==> flow/design.v <==
module cla(
		input  [3:0] A, B,
		input  CIN,
		output COUT,
		output [3:0] S
	);
	wire [3:0] P, G; 
	assign P = A ^ B;
	assign G = A & B;
	wire [3:0] CARRY;
	assign CARRY[0] = G[0] | (P[0] & CIN);																															 
	assign CARRY[1] = G[1] | (P[1] & G[0]) | (P[1] & P[0] & CIN);																							 
	assign CARRY[2] = G[2] | (P[2] & G[1]) | (P[2] & P[1] & G[0]) | (P[2] & P[1] & P[0] & CIN);													 
	assign CARRY[3] = G[3] | (P[3] & G[2]) | (P[3] & P[2] & G[1]) | (P[3] & P[2] & P[1] & G[0]) | (P[3] & P[2] & P[1] & P[0] & CIN);  
	assign COUT  = CARRY[3];
	assign S = P ^ {CARRY[2:0], CIN};
endmodule 
module cla_add(
		input  [23:0] A,B,
		input   CIN,
		output [23:0] OUT,
		output  OF
	);
	wire COUT0, COUT1, COUT2, COUT3, COUT4,COUT5;
	cla claalu_0(.A(A[ 3: 0]), .B(B[ 3: 0]^{4{CIN}}), .CIN(CIN),   .COUT(COUT0), .S(OUT[3:0]));
	cla claalu_1(.A(A[ 7: 4]), .B(B[ 7: 4]^{4{CIN}}), .CIN(COUT0), .COUT(COUT1), .S(OUT[7:4]));
	cla claalu_2(.A(A[11: 8]), .B(B[11: 8]^{4{CIN}}), .CIN(COUT1), .COUT(COUT2), .S(OUT[11:8]));
	cla claalu_3(.A(A[15:12]), .B(B[15:12]^{4{CIN}}), .CIN(COUT2), .COUT(COUT3), .S(OUT[15:12]));
	cla claalu_4(.A(A[19:16]),	.B(B[19:16]^{4{CIN}}), .CIN(COUT3), .COUT(COUT4), .S(OUT[19:16]));
	cla claalu_5(.A(A[23:20]),	.B(B[23:20]^{4{CIN}}), .CIN(COUT4), .COUT(COUT5), .S(OUT[23:20]));
	assign OF = COUT5;
endmodule 
module twos_cla(
		input  [3:0] B,
		input  CIN, 
		output COUT,
		output [3:0] S
	);
	wire [3:0] CARRY;
	assign CARRY[0] = (B[0] & CIN);								 
	assign CARRY[1] = (B[1] & B[0] & CIN);						 
	assign CARRY[2] = (B[2] & B[1] & B[0] & CIN);			 
	assign CARRY[3] = (B[3] & B[2] & B[1] & B[0] & CIN);	 
	assign COUT  = CARRY[3];
	assign S = (B ^ {CARRY[2:0], CIN});
endmodule 
module twoscomp(
		input  [23:0] B,
		output [23:0] OUT
	);
	wire COUT0, COUT1, COUT2, COUT3, COUT4;
	twos_cla t0(.B(~B[ 3: 0]), .CIN(1'b1),   .COUT(COUT0), .S(OUT[3:0]));
	twos_cla t1(.B(~B[ 7: 4]), .CIN(COUT0),  .COUT(COUT1), .S(OUT[7:4]));
	twos_cla t2(.B(~B[11: 8]), .CIN(COUT1),  .COUT(COUT2), .S(OUT[11:8]));
	twos_cla t3(.B(~B[15:12]), .CIN(COUT2),  .COUT(COUT3), .S(OUT[15:12]));
	twos_cla t4(.B(~B[19:16]), .CIN(COUT3),  .COUT(COUT4), .S(OUT[19:16]));
	twos_cla t5(.B(~B[23:20]), .CIN(COUT4),  .COUT(),      .S(OUT[23:20]));
endmodule 
module shifter(
		input  [23:0] IN,
		input  [7:0]  BY,
		input  NEG,				 
		output reg [23:0] OUT
	);
	wire COUT_INT;
	wire [7:0] BY_COMPL;
	twos_cla t_shft0(
		.B(~BY[3:0]), 
		.CIN(1'b1),   
		.COUT(COUT_INT), 
		.S(BY_COMPL[3:0])
	);
	twos_cla t_shft1(
		.B(~BY[7:4]), 
		.CIN(COUT_INT),   
		.COUT(), 
		.S(BY_COMPL[7:4])
	);
	always@(*) begin
		if (NEG == 1'b0) begin	 
			OUT = IN >> BY;
		end else begin					 
			OUT = IN >> BY_COMPL;
		end
	end
endmodule 
module normal(
			input  [23:0] IN,
			input  INOF,
			output reg [22:0] OUT,
			output reg [7:0] COUNT,
			output reg ZEROFLAG
	);
	always@(*) begin
		if (INOF == 1'b1) begin
			OUT   <= IN[23:1];	COUNT <= 8'b1;	  ZEROFLAG <= 1'b0;
		end else begin
			casez (IN)			
				24'b1???????????????????????:
					begin
						OUT <= IN[22:0];	COUNT <= 8'd0;  ZEROFLAG <= 1'b0;
					end 
				24'b01??????????????????????:
					begin
						OUT <= {IN[21:0], 1'b0};  COUNT <= -8'd1;  ZEROFLAG <= 1'b0;
					end
				24'b001?????????????????????:
					begin
						OUT <= {IN[20:0], 2'b0};  COUNT <= -8'd2;  ZEROFLAG <= 1'b0;
					end 
				24'b0001????????????????????:
					begin
						OUT <= {IN[19:0], 3'b0};  COUNT <= -8'd3;  ZEROFLAG <= 1'b0;
					end 
				24'b00001???????????????????:
					begin
						OUT <= {IN[18:0], 4'b0};  COUNT <= -8'd4;  ZEROFLAG <= 1'b0;
					end 
				24'b000001??????????????????:
					begin
						OUT <= {IN[17:0], 5'b0};  COUNT <= -8'd5;  ZEROFLAG <= 1'b0;
					end 
				24'b0000001?????????????????:
					begin
						OUT <= {IN[16:0], 6'b0};  COUNT <= -8'd6;  ZEROFLAG <= 1'b0;
					end 
				24'b00000001????????????????:
					begin
						OUT <= {IN[15:0], 7'b0};  COUNT <= -8'd7;  ZEROFLAG <= 1'b0;
					end 
				24'b000000001???????????????:
					begin
						OUT <= {IN[14:0], 8'b0};  COUNT <= -8'd8;  ZEROFLAG <= 1'b0;
					end 
				24'b0000000001??????????????:
					begin
						OUT <= {IN[13:0], 9'b0};  COUNT <= -8'd9;  ZEROFLAG <= 1'b0;
					end 
				24'b00000000001?????????????:
					begin
						OUT <= {IN[12:0], 10'b0};  COUNT <= -8'd10;  ZEROFLAG <= 1'b0;
					end 
				24'b000000000001????????????:
					begin
						OUT <= {IN[11:0], 11'b0};  COUNT <= -8'd11;  ZEROFLAG <= 1'b0;
					end 
				24'b0000000000001???????????:
					begin
						OUT <= {IN[10:0], 12'b0};  COUNT <= -8'd12;  ZEROFLAG <= 1'b0;
					end 
				24'b00000000000001??????????:
					begin
						OUT <= {IN[9:0], 13'b0};  COUNT <= -8'd13;  ZEROFLAG <= 1'b0;
					end 
				24'b000000000000001?????????:
					begin
						OUT <= {IN[8:0], 14'b0};  COUNT <= -8'd14;  ZEROFLAG <= 1'b0;
					end 
				24'b0000000000000001????????:
					begin
						OUT <= {IN[7:0], 15'b0};  COUNT <= -8'd15;  ZEROFLAG <= 1'b0;
					end 
				24'b00000000000000001???????:
					begin
						OUT <= {IN[6:0], 16'b0};  COUNT <= -8'd16;  ZEROFLAG <= 1'b0;
					end 
				24'b000000000000000001??????:
					begin
						OUT <= {IN[5:0], 17'b0};  COUNT <= -8'd17;  ZEROFLAG <= 1'b0;
					end 
				24'b0000000000000000001?????:
					begin
						OUT <= {IN[4:0], 18'b0};  COUNT <= -8'd18;  ZEROFLAG <= 1'b0;
					end 
				24'b00000000000000000001????:
					begin
						OUT <= {IN[3:0], 19'b0};  COUNT <= -8'd19;  ZEROFLAG <= 1'b0;
					end 
				24'b000000000000000000001???:
					begin
						OUT <= {IN[2:0], 20'b0};  COUNT <= -8'd20;  ZEROFLAG <= 1'b0;
					end 
				24'b0000000000000000000001??:
					begin
						OUT <= {IN[1:0], 21'b0};  COUNT <= -8'd21;  ZEROFLAG <= 1'b0;
					end 
				24'b00000000000000000000001?:
					begin
						OUT <= {IN[0], 22'b0};  COUNT <= -8'd22;  ZEROFLAG <= 1'b0;
					end
				24'b000000000000000000000001:
					begin
						OUT <= {23'b0};  COUNT <= -8'd23;  ZEROFLAG <= 1'b0;
					end
				default:
					begin
						OUT <= {23'b0};  COUNT <= -8'd24;  ZEROFLAG <= 1'b1;
					end 
			endcase
		end
	end
endmodule 
module alu(
		input  FPUCLK,
		input  [31:0] A, B,
		input  [2:0]  CTRL,
		output reg [31:0] OUT
	);
	reg [23:0] APP0, APP1, BPP0, BPP1, RESM;	 
	reg [31:0] OUT0;
	reg ASIGN0, ASIGN1, BSIGN0, BSIGN1, SIGN, OF0;
	reg [2:0]  CTRL1, CTRL2, CTRL3;
	reg [7:0] EXPONENT;
	reg  EXPCIN;				 
	wire [7:0] EXPDIF_w;		 
	wire COUT_EX, COUT_EX1;
	reg [7:0]  EXPCARRY0, EXPCARRY1;						 
	reg  EXPZFLAG0, EXPZFLAG1, EXPZFLAG2;
	cla claexp_0(.A(A[26:23]), .B(B[26:23]^{4{EXPCIN}}), .CIN(EXPCIN),  .COUT(COUT_EX), .S(EXPDIF_w[3:0]));	
	cla claexp_1(.A(A[30:27]),	.B(B[30:27]^{4{EXPCIN}}), .CIN(COUT_EX), .COUT(COUT_EX1), .S(EXPDIF_w[7:4]));
	reg [7:0] EXPDIF0;
	reg EXPLT0;					 
	reg [7:0] AEXP0, BEXP0;		 
	reg [23:0] TBSHIFTED;
	wire [23:0] SHIFTOUT_w;
	shifter shift_0(.IN(TBSHIFTED), .BY(EXPDIF0), .NEG(EXPLT0), .OUT(SHIFTOUT_w));
	reg  [23:0] A_ALUIN, B_ALUIN;
	wire [23:0] ALUOUT;
	reg ALUCIN;
	wire OVERFLOW;
	cla_add cla_add0(
		.A(A_ALUIN),
		.B(B_ALUIN),
		.CIN(ALUCIN),
		.OUT(ALUOUT),
		.OF(OVERFLOW)
	);
	wire [23:0] TWOSOUT;
	twoscomp twosconv0(
		.B(ALUOUT),
		.OUT(TWOSOUT)
	);
	wire [22:0] NORMOUT;
	wire NORMFLAG, NORMZERO;
	wire [7:0] NORM_SHIFT;
	normal normalize0(
		.IN(RESM),
		.INOF(OF0),
		.OUT(NORMOUT),
		.COUNT(NORM_SHIFT),
		.ZEROFLAG(NORMZERO)
	);
	wire COUT_SRES;
	wire [7:0] EXPSRES;
	cla clasresexp_0(.A(EXPCARRY1[3:0]),	.B(NORM_SHIFT[3:0]), .CIN(1'b0),      .COUT(COUT_SRES), .S(EXPSRES[3:0]));
	cla clasresexp_1(.A(EXPCARRY1[7:4]),	.B(NORM_SHIFT[7:4]), .CIN(COUT_SRES), .COUT(),          .S(EXPSRES[7:4]));
	parameter ADD = 3'b000, SUB = 3'b001;
	always@(*) begin
		if (CTRL == ADD | CTRL == SUB) begin
			EXPCIN <= 1'b1;
		end else begin
			EXPCIN <= 1'b0;
		end
		if (CTRL1 == ADD | CTRL1 == SUB) begin			
			if (EXPLT0 == 1'b0) begin			 
				TBSHIFTED <= BPP0;
			end else begin								 
				TBSHIFTED <= APP0;		
			end
		end else begin
			TBSHIFTED <= 24'bX;
		end
		if (CTRL2 == ADD) begin		
			if (((ASIGN1 == 1'b0) & (BSIGN1 == 1'b0)) | ((ASIGN1 == 1'b1) & (BSIGN1 == 1'b1))) begin 	 
				A_ALUIN <= APP1;
				B_ALUIN <= BPP1;
				ALUCIN  <= 1'b0;
			end else if ((ASIGN1 == 1'b0) & (BSIGN1 == 1'b1)) begin
				A_ALUIN <= APP1;	 
				B_ALUIN <= BPP1;
				ALUCIN  <= 1'b1;
			end else if ((ASIGN1 == 1'b1) & (BSIGN1 == 1'b0)) begin
				A_ALUIN <= BPP1;	 
				B_ALUIN <= APP1;
				ALUCIN  <= 1'b1;				
			end else begin
				A_ALUIN <= 24'bX;
				B_ALUIN <= 24'bX;
				ALUCIN  <= 1'bX;
			end			
		end else if (CTRL2 == SUB) begin
			if (((ASIGN1 == 1'b0) & (BSIGN1 == 1'b1)) | ((ASIGN1 == 1'b1) & (BSIGN1 == 1'b0))) begin 	 
				A_ALUIN <= APP1;
				B_ALUIN <= BPP1;
				ALUCIN  <= 1'b0;				
			end else if ((ASIGN1 == 1'b0) & (BSIGN1 == 1'b0)) begin
				A_ALUIN <= APP1;	 
				B_ALUIN <= BPP1;
				ALUCIN  <= 1'b1;				
			end else if ((ASIGN1 == 1'b1) & (BSIGN1 == 1'b1)) begin
				A_ALUIN <= BPP1;	 
				B_ALUIN <= APP1;
				ALUCIN  <= 1'b1;
			end else begin
				A_ALUIN <= 24'bX;
				B_ALUIN <= 24'bX;
				ALUCIN  <= 1'bX;
			end	
		end else begin
			A_ALUIN <= 24'bX;
			B_ALUIN <= 24'bX;
			ALUCIN  <= 1'bX;
		end
		if ((CTRL3 == ADD)|(CTRL3 == SUB)) begin
			if ((EXPZFLAG2 == 1'b1) & (NORMZERO == 1'b1)) begin
				EXPONENT <= 8'b0;
			end else begin
				EXPONENT <= EXPSRES;
			end
		end else begin
			EXPONENT <= EXPSRES;			 
		end
	end
	always@(posedge FPUCLK) begin		
		if (CTRL == ADD | CTRL == SUB) begin
			APP0    <= {1'b1,A[22:0]};
			BPP0    <= {1'b1,B[22:0]};
			ASIGN0  <= A[31];
			BSIGN0  <= B[31];
			EXPDIF0 <= EXPDIF_w;
			EXPLT0  <= ~COUT_EX1;
			AEXP0   <= A[30:23];
			BEXP0   <= B[30:23];
			CTRL1	  <= CTRL;
			if (EXPDIF_w == 8'b0) begin
				EXPZFLAG0 <= 1'b1;
			end else begin
				EXPZFLAG0 <= 1'b0;
			end
		end
		if (CTRL1 == ADD | CTRL1 == SUB) begin
			EXPZFLAG1 <= EXPZFLAG0;
			CTRL2  <= CTRL1;					
			ASIGN1 <= ASIGN0;
			BSIGN1 <= BSIGN0;
			if (EXPLT0 == 1'b0) begin			 
				APP1      <= APP0;
				BPP1      <= SHIFTOUT_w;
				EXPCARRY0  <= AEXP0; 
			end else begin									 
				APP1  	 <= SHIFTOUT_w;
				BPP1      <= BPP0;
				EXPCARRY0  <= BEXP0;					
			end
		end
		if (CTRL2 == ADD) begin
			EXPZFLAG2 <= EXPZFLAG1;
			CTRL3 <= CTRL2;
			if (((ASIGN1 == 1'b0) & (BSIGN1 == 1'b0)) | ((ASIGN1 == 1'b1) & (BSIGN1 == 1'b1))) begin 	 
				RESM <= ALUOUT;
				OF0  <= OVERFLOW;
				EXPCARRY1 <= EXPCARRY0;
				SIGN <= ASIGN1;
			end else if ((ASIGN1 == 1'b0) & (BSIGN1 == 1'b1)) begin
				if (OVERFLOW == 1'b0) begin
					RESM <= TWOSOUT;
				end else begin
					RESM <= ALUOUT;
				end
				OF0 <= 1'b0;
				EXPCARRY1 <= EXPCARRY0;
				SIGN <= ~OVERFLOW;
			end else if ((ASIGN1 == 1'b1) & (BSIGN1 == 1'b0)) begin
				if (OVERFLOW == 1'b0) begin
					RESM <= TWOSOUT;
				end else begin
					RESM <= ALUOUT;
				end
				OF0 <= 1'b0;
				EXPCARRY1 <= EXPCARRY0;
				SIGN <= ~OVERFLOW;
			end
		end else if (CTRL2 == SUB) begin
			CTRL3 <= CTRL2;
			EXPZFLAG2 <= EXPZFLAG1;
			if (((ASIGN1 == 1'b0) & (BSIGN1 == 1'b1)) | ((ASIGN1 == 1'b1) & (BSIGN1 == 1'b0))) begin 	 
				RESM <= ALUOUT;
				OF0 <= OVERFLOW;
				EXPCARRY1 <= EXPCARRY0;
				SIGN <= ASIGN1;
			end else if ((ASIGN1 == 1'b0) & (BSIGN1 == 1'b0)) begin
				if (OVERFLOW == 1'b0) begin
					RESM <= TWOSOUT;
				end else begin
					RESM <= ALUOUT;
				end
				OF0 <= 1'b0;
				EXPCARRY1 <= EXPCARRY0;
				SIGN <= ~OVERFLOW;
			end else if ((ASIGN1 == 1'b1) & (BSIGN1 == 1'b1)) begin
				if (OVERFLOW == 1'b0) begin
					RESM <= TWOSOUT;
				end else begin
					RESM <= ALUOUT;
				end
				OF0 <= 1'b0;
				EXPCARRY1 <= EXPCARRY0;
				SIGN <= ~OVERFLOW;
			end
		end
		if ((CTRL3 == ADD)|(CTRL3 == SUB)) begin
			OUT <= {SIGN, EXPONENT, NORMOUT};
		end
	end
endmodule 
# Tool chain data of alu
# Tool output for the design above before and after an edit, in the order of the flow.
# Lines under "orig" count in the file above, lines under "edited" in the edited file.
# "change": "edited" minus "orig" as printed here.
# Operators carry their Yosys type and port widths (W data, S select, Z words).
# Library cell names are shortened.
# The mark n/a stands for no value.
# inputs
top_module,alu
clock,FPUCLK
cell_library,sky130hd
pvt_corner,tt_025C_1v80

# Diff
# The edit as a unified diff against the file above.
# A script made this edit. It changes what the design does and was not meant as an optimisation.
# begin of diff
@@ -88,5 +88,5 @@
 			input  [23:0] IN,
 			input  INOF,
-			output reg [22:0] OUT,
+			output reg [17:0] OUT,
 			output reg [7:0] COUNT,
 			output reg ZEROFLAG
# end of diff

# Elaborated design
# Yosys after proc, flatten, opt, wreduce and memory -nomap, before mapping. Memory bits, and registers merged into a memory's read port (data or address), are not among the register bits. Print and check cells are not counted.
# classes
item,orig,edited,change
shift,2,2,0
equal,28,28,0
n_logic,370,370,0
n_mux,75,75,0
n_reduce_logical,9,9,0
# ops
cell,orig,edited,change
$mux W23,4,3,-1
$pmux W23 S23,1,0,-1
$mux W18,0,1,1
$pmux W18 S18,0,1,1
# Unchanged operator kinds not shown: 43.
# word_totals
item,orig,edited,change
out_inout_bits,32,32,0
regBits,209,204,-5
wordCells,511,511,0

# Logic depth
# Yosys ltp: most cells in a row. Word level: on the elaborated netlist, between registers, memories and ports. Mapped: between sequential cells and ports; inverters and the memories' decode and read muxes count.
# logic_depth
item,orig,edited,change
depth_word,35,35,0
ABC_AREA,0,0,n/a
ltp_mapped,26,28,2
ltp_nobuf,23,25,2

# Netlist
# Yosys stat after the flow's synthesis: flattened, memories mapped to cells. It holds for the ABC_AREA given above (unset counts as 0); a run with the other value may have another netlist.
# mapped
item,orig,edited,change
buf_cells,121,104,-17
synth_area_um2,14381.3,13346.6,-1034.7
sequential_area_um2,6246.0,6095.8,-150.2
ffs,208,203,-5
cells,1461,1330,-131
# by_type
cell_type,orig,edited,change
nand2_1,190,168,-22
a21oi_1,107,85,-22
a22o_1,26,4,-22
clkbuf_1,103,85,-18
mux2i_1,18,34,16
o21ai_0,85,72,-13
a222oi_1,22,9,-13
nand3_1,33,22,-11
nor2b_1,18,8,-10
inv_1,32,41,9
mux4_2,15,6,-9
xnor2_1,30,24,-6
a221oi_1,16,22,6
edfxtp_1,208,203,-5
a22oi_1,22,27,5
a221o_1,10,5,-5
nand3b_1,6,1,-5
nor2_1,123,127,4
# Unchanged cell types not shown: 13.
# The list need not be complete.
# The figures by module come from a second, unflattened synthesis with its own total; it is not the netlist above.
# hier_totals
item,orig,edited,change
hier_cells,1346,1213,-133
hier_area_um2,14858.0,13983.4,-874.6
# Rows give one instance, submodules left out.
# modules_orig
mod,mod_seq_area_um2,mod_area_um2,cells,instances
alu,6246.0,8328.0,420,1
normal,0.0,2907.8,496,1
shifter,0.0,1442.6,174,1
cla,0.0,136.4,14,10
twos_cla,0.0,57.6,8,8
cla_add,0.0,261.5,27,1
twoscomp,0.0,93.8,25,1
# modules_edited
mod,mod_seq_area_um2,mod_area_um2,cells,instances
alu,6095.8,8215.4,420,1
normal,0.0,2145.8,363,1
shifter,0.0,1442.6,174,1
cla,0.0,136.4,14,10
twos_cla,0.0,57.6,8,8
cla_add,0.0,261.5,27,1
twoscomp,0.0,93.8,25,1

# Timing after synthesis
# OpenSTA on the mapped netlist: ideal clock, no wires. The path of least setup slack (recovery checks aside). Input and output delay are each 20% of the period. Register names are those of the netlist, which keeps one name where synthesis merged equal registers.
# synth_timing
item,orig,edited,change
path_kind,input to register,input to register,n/a
start,input port CTRL[1],input port CTRL[1],n/a
end,register EXPZFLAG0,register EXPZFLAG0,n/a
setup_slack_ns,-2.232,-2.144,0.088
t_first_pin_ns,1.100,1.100,0.000
path_stages,13,13,0
path_delay_ns,6.632,6.544,-0.088
required_time_ns,5.333,5.343,0.010
arrival_ns,7.565,7.487,-0.078
setup_time_ns,0.167,0.157,-0.010
clock_period_ns,5.5,5.5,0.0
synth_period_reached_ns,7.732,7.644,-0.088
# "path_delay_ns" = arrival - input delay + setup time.
# "path_stages": output pins that drive a net of the path, with the launching flip-flop's if there is one; two outputs of one cell count as two.
# "synth_period_reached_ns" is the clock period less the worst setup slack; recovery checks do not enter. This is arithmetic on one report: input and output delays are still those of the set period (20% each).
# synth_via_orig
path_cell_list,nor2_1 -> xor2_1 -> ha_1 -> nor3b_1 -> o21a_1 -> o21a_1 -> o21ai_0 -> and2_1 -> fa_1 -> inv_1 -> nor3_1 -> or4b_2 -> a211oi_1
cone_cells,55
classes_between,eq/ne (1); mux (2); logic (50); reduce/logical (2)
# synth_rtl_orig
item,line_no,text
"start, declared",206,"input [2:0] CTRL,"
"end, assigned",336,EXPZFLAG0 <= 1'b1;
"end, assigned",338,EXPZFLAG0 <= 1'b0;
"end, declared",218,"reg EXPZFLAG0, EXPZFLAG1, EXPZFLAG2;"
# orig: Chain of elaborated cells between the ends: none given.
# Some nets on the timed path still bear RTL names; the line given drives or declares the net.
# synth_nets_orig
signal,line_no,text
EXPDIF_w[4],16,"assign S = P ^ {CARRY[2:0], CIN};"
# synth_via_edited
path_cell_list,nor2_1 -> xor2_1 -> ha_1 -> nor3b_1 -> o21a_1 -> o21a_1 -> o21ai_0 -> and2_1 -> fa_1 -> inv_1 -> nor3_1 -> or4b_2 -> nor3_1
cone_cells,55
classes_between,eq/ne (1); mux (2); logic (50); reduce/logical (2)
# synth_rtl_edited
item,line_no,text
"start, declared",206,"input [2:0] CTRL,"
"end, assigned",336,EXPZFLAG0 <= 1'b1;
"end, assigned",338,EXPZFLAG0 <= 1'b0;
"end, declared",218,"reg EXPZFLAG0, EXPZFLAG1, EXPZFLAG2;"
# edited: Chain of elaborated cells between the ends: none given.
# synth_nets_edited
signal,line_no,text
EXPDIF_w[4],16,"assign S = P ^ {CARRY[2:0], CIN};"

# Timing after layout
# Path of least setup slack in the final report of the runs of pair A (OpenROAD, finished layout, wires in). Where an end is a register, its clock arrival counts in the times.
# layout_timing
item,orig,edited,change
path_kind,register to register,register to register,n/a
start,register ASIGN1,register BSIGN1,n/a
end,register RESM[23],register RESM[21],n/a
clock_period_ns,5.38,5.38,0.00
setup_time_ns,0.26,0.26,0.00
arrival_ns,5.50,5.39,-0.11
path_stages,22,25,3
required_time_ns,5.67,5.62,-0.05
setup_slack_ns,0.17,0.23,0.06
t_first_pin_ns,0.54,0.51,-0.03
# Between the ends stands the longest chain of elaborated cells between them, by number of cells; it is not shown to be the way that was timed. Of several equally long chains one is given.
# Each line given opens the expression or statement behind the cell; cells for indexed reads and writes are added by Yosys, which also makes memories of some case tables.
# At most two assigning lines are given for a register; there are more.
# orig: The path ends at the data pin of a flip-flop with enable; ways to the enable are not counted.
# layout_via_orig
path_cell_list,edfxtp_1 -> inv_2 -> ha_4 -> buf_6 -> a31oi_4 -> buf_12 -> mux2_2 -> ha_1 -> a21o_1 -> a221oi_4 -> a21oi_2 -> nor2_2 -> o21ai_1 -> a21o_1 -> a21o_1 -> fa_1 -> xnor2_2 -> nand2_1 -> nor2_1 -> o2111ai_2 -> and2_1 -> or4_1
elab_chain_cells,35
cone_cells,249
classes_between,mux (33); logic (216)
# layout_rtl_orig
item,line_no,text
"start, declared",211,"reg ASIGN0, ASIGN1, BSIGN0, BSIGN1, SIGN, OF0;"
"start, assigned",344,ASIGN1 <= ASIGN0;
$and A1 B1 Y1,300,end else if ((ASIGN1 == 1'b1) & (BSIGN1 == 1'b1)) begin
$mux W24,300,
$mux W24,296,end else if ((ASIGN1 == 1'b0) & (BSIGN1 == 1'b0)) begin
$mux W24,292,if (((ASIGN1 == 1'b0) & (BSIGN1 == 1'b1)) | ((ASIGN1 == 1'b1) & (BSIGN1 == 1'b0))) begin
$mux W24,291,end else if (CTRL2 == SUB) begin
$mux W24,273,if (CTRL2 == ADD) begin
$xor A4 B4 Y4,25,"cla claalu_0(.A(A[ 3: 0]), .B(B[ 3: 0]^{4{CIN}}), .CIN(CIN), .COUT(COUT0), .S(OUT[3:0]));"
(+21 left out),n/a,
$xor A4 B4 Y4,45,"assign S = (B ^ {CARRY[2:0], CIN});"
$mux W24,401,if (OVERFLOW == 1'b0) begin
$mux W24,400,end else if ((ASIGN1 == 1'b1) & (BSIGN1 == 1'b1)) begin
$mux W24,391,end else if ((ASIGN1 == 1'b0) & (BSIGN1 == 1'b0)) begin
$mux W24,386,if (((ASIGN1 == 1'b0) & (BSIGN1 == 1'b1)) | ((ASIGN1 == 1'b1) & (BSIGN1 == 1'b0))) begin
$mux W24,383,end else if (CTRL2 == SUB) begin
$mux W24,356,if (CTRL2 == ADD) begin
"end, assigned",360,RESM <= ALUOUT;
"end, assigned",366,RESM <= TWOSOUT;
"end, declared",209,"reg [23:0] APP0, APP1, BPP0, BPP1, RESM;"
# edited: The path ends at the data pin of a flip-flop with enable; ways to the enable are not counted.
# layout_via_edited
path_cell_list,edfxtp_1 -> inv_2 -> ha_4 -> or4_4 -> nand3_4 -> nor2_1 -> a21oi_1 -> o31ai_1 -> ha_1 -> a21oi_2 -> o31ai_2 -> a22o_1 -> or2_2 -> fa_2 -> xor2_1 -> nor2_1 -> o221ai_2 -> nor4_4 -> o2111a_2 -> and2_4 -> nand2_2 -> nor3b_2 -> ha_1 -> nor2_1 -> xor2_1
elab_chain_cells,35
cone_cells,234
classes_between,mux (33); logic (201)
# layout_rtl_edited
item,line_no,text
"start, declared",211,"reg ASIGN0, ASIGN1, BSIGN0, BSIGN1, SIGN, OF0;"
"start, assigned",345,BSIGN1 <= BSIGN0;
$and A1 B1 Y1,300,end else if ((ASIGN1 == 1'b1) & (BSIGN1 == 1'b1)) begin
$mux W24,300,
$mux W24,296,end else if ((ASIGN1 == 1'b0) & (BSIGN1 == 1'b0)) begin
$mux W24,292,if (((ASIGN1 == 1'b0) & (BSIGN1 == 1'b1)) | ((ASIGN1 == 1'b1) & (BSIGN1 == 1'b0))) begin
$mux W24,291,end else if (CTRL2 == SUB) begin
$mux W24,273,if (CTRL2 == ADD) begin
$xor A4 B4 Y4,25,"cla claalu_0(.A(A[ 3: 0]), .B(B[ 3: 0]^{4{CIN}}), .CIN(CIN), .COUT(COUT0), .S(OUT[3:0]));"
(+21 left out),n/a,
$xor A4 B4 Y4,45,"assign S = (B ^ {CARRY[2:0], CIN});"
$mux W24,401,if (OVERFLOW == 1'b0) begin
$mux W24,400,end else if ((ASIGN1 == 1'b1) & (BSIGN1 == 1'b1)) begin
$mux W24,391,end else if ((ASIGN1 == 1'b0) & (BSIGN1 == 1'b0)) begin
$mux W24,386,if (((ASIGN1 == 1'b0) & (BSIGN1 == 1'b1)) | ((ASIGN1 == 1'b1) & (BSIGN1 == 1'b0))) begin
$mux W24,383,end else if (CTRL2 == SUB) begin
$mux W24,356,if (CTRL2 == ADD) begin
"end, assigned",360,RESM <= ALUOUT;
"end, assigned",366,RESM <= TWOSOUT;
"end, declared",209,"reg [23:0] APP0, APP1, BPP0, BPP1, RESM;"

# Measured runs
# Runs of the flow (Yosys, OpenROAD) on both versions; the two runs of a pair have the same settings. The constraints put input and output delay at 20% of the set period each and load the outputs with 0.01 pF.
# flow_settings_pair_A
period_ns,5.38
CAP_MARGIN,20
CORE_MARGIN,2
CORE_UTILIZATION,40
SLEW_MARGIN,20
# measured_pair_A
item,orig,edited,change
setup_ws_ns,0.170,0.233,0.063
design_power_mw,7.670,6.582,-1.088
ws_hold_ns,0.417,0.418,0.001
layout_stdcell_area_um2,17217.8,15810.2,-1407.6
final_setup_tns_ns,0.000,0.000,0.000
timing.achieved_period_ns,5.210,5.147,-0.063
synthesis_area_um2,14381.3,13346.6,-1034.7
finish.utilization_pct,48.5,48.3,-0.2
die_um2,37486.8,34843.8,-2643.0
# flow_settings_pair_B
ABC_AREA,1
CORE_ASPECT_RATIO,0.65
CORE_MARGIN,4
CORE_UTILIZATION,20
GPL_ROUTABILITY_DRIVEN,0
MAX_ROUTING_LAYER,met5
PLACE_DENSITY_LB_ADDON,0.15
TNS_END_PERCENT,60
period_ns,8.82
CAP_MARGIN,20
SLEW_MARGIN,20
# measured_pair_B
item,orig,edited,change
setup_ws_ns,3.541,3.588,0.047
design_power_mw,4.475,4.273,-0.202
ws_hold_ns,0.415,0.420,0.005
layout_stdcell_area_um2,17514.3,16706.0,-808.3
final_setup_tns_ns,0.000,0.000,0.000
timing.achieved_period_ns,5.279,5.232,-0.047
synthesis_area_um2,14602.8,13937.1,-665.7
finish.utilization_pct,24.3,24.4,0.1
die_um2,77501.6,74071.9,-3429.7
# "timing.achieved_period_ns": clock period set for the run, less the worst setup slack. It is reckoned from that one timing run; input and output delays stay at 20% of the period that was set.
# "design_power_mw": no workload was simulated; the value follows from the tool's default switching activity.
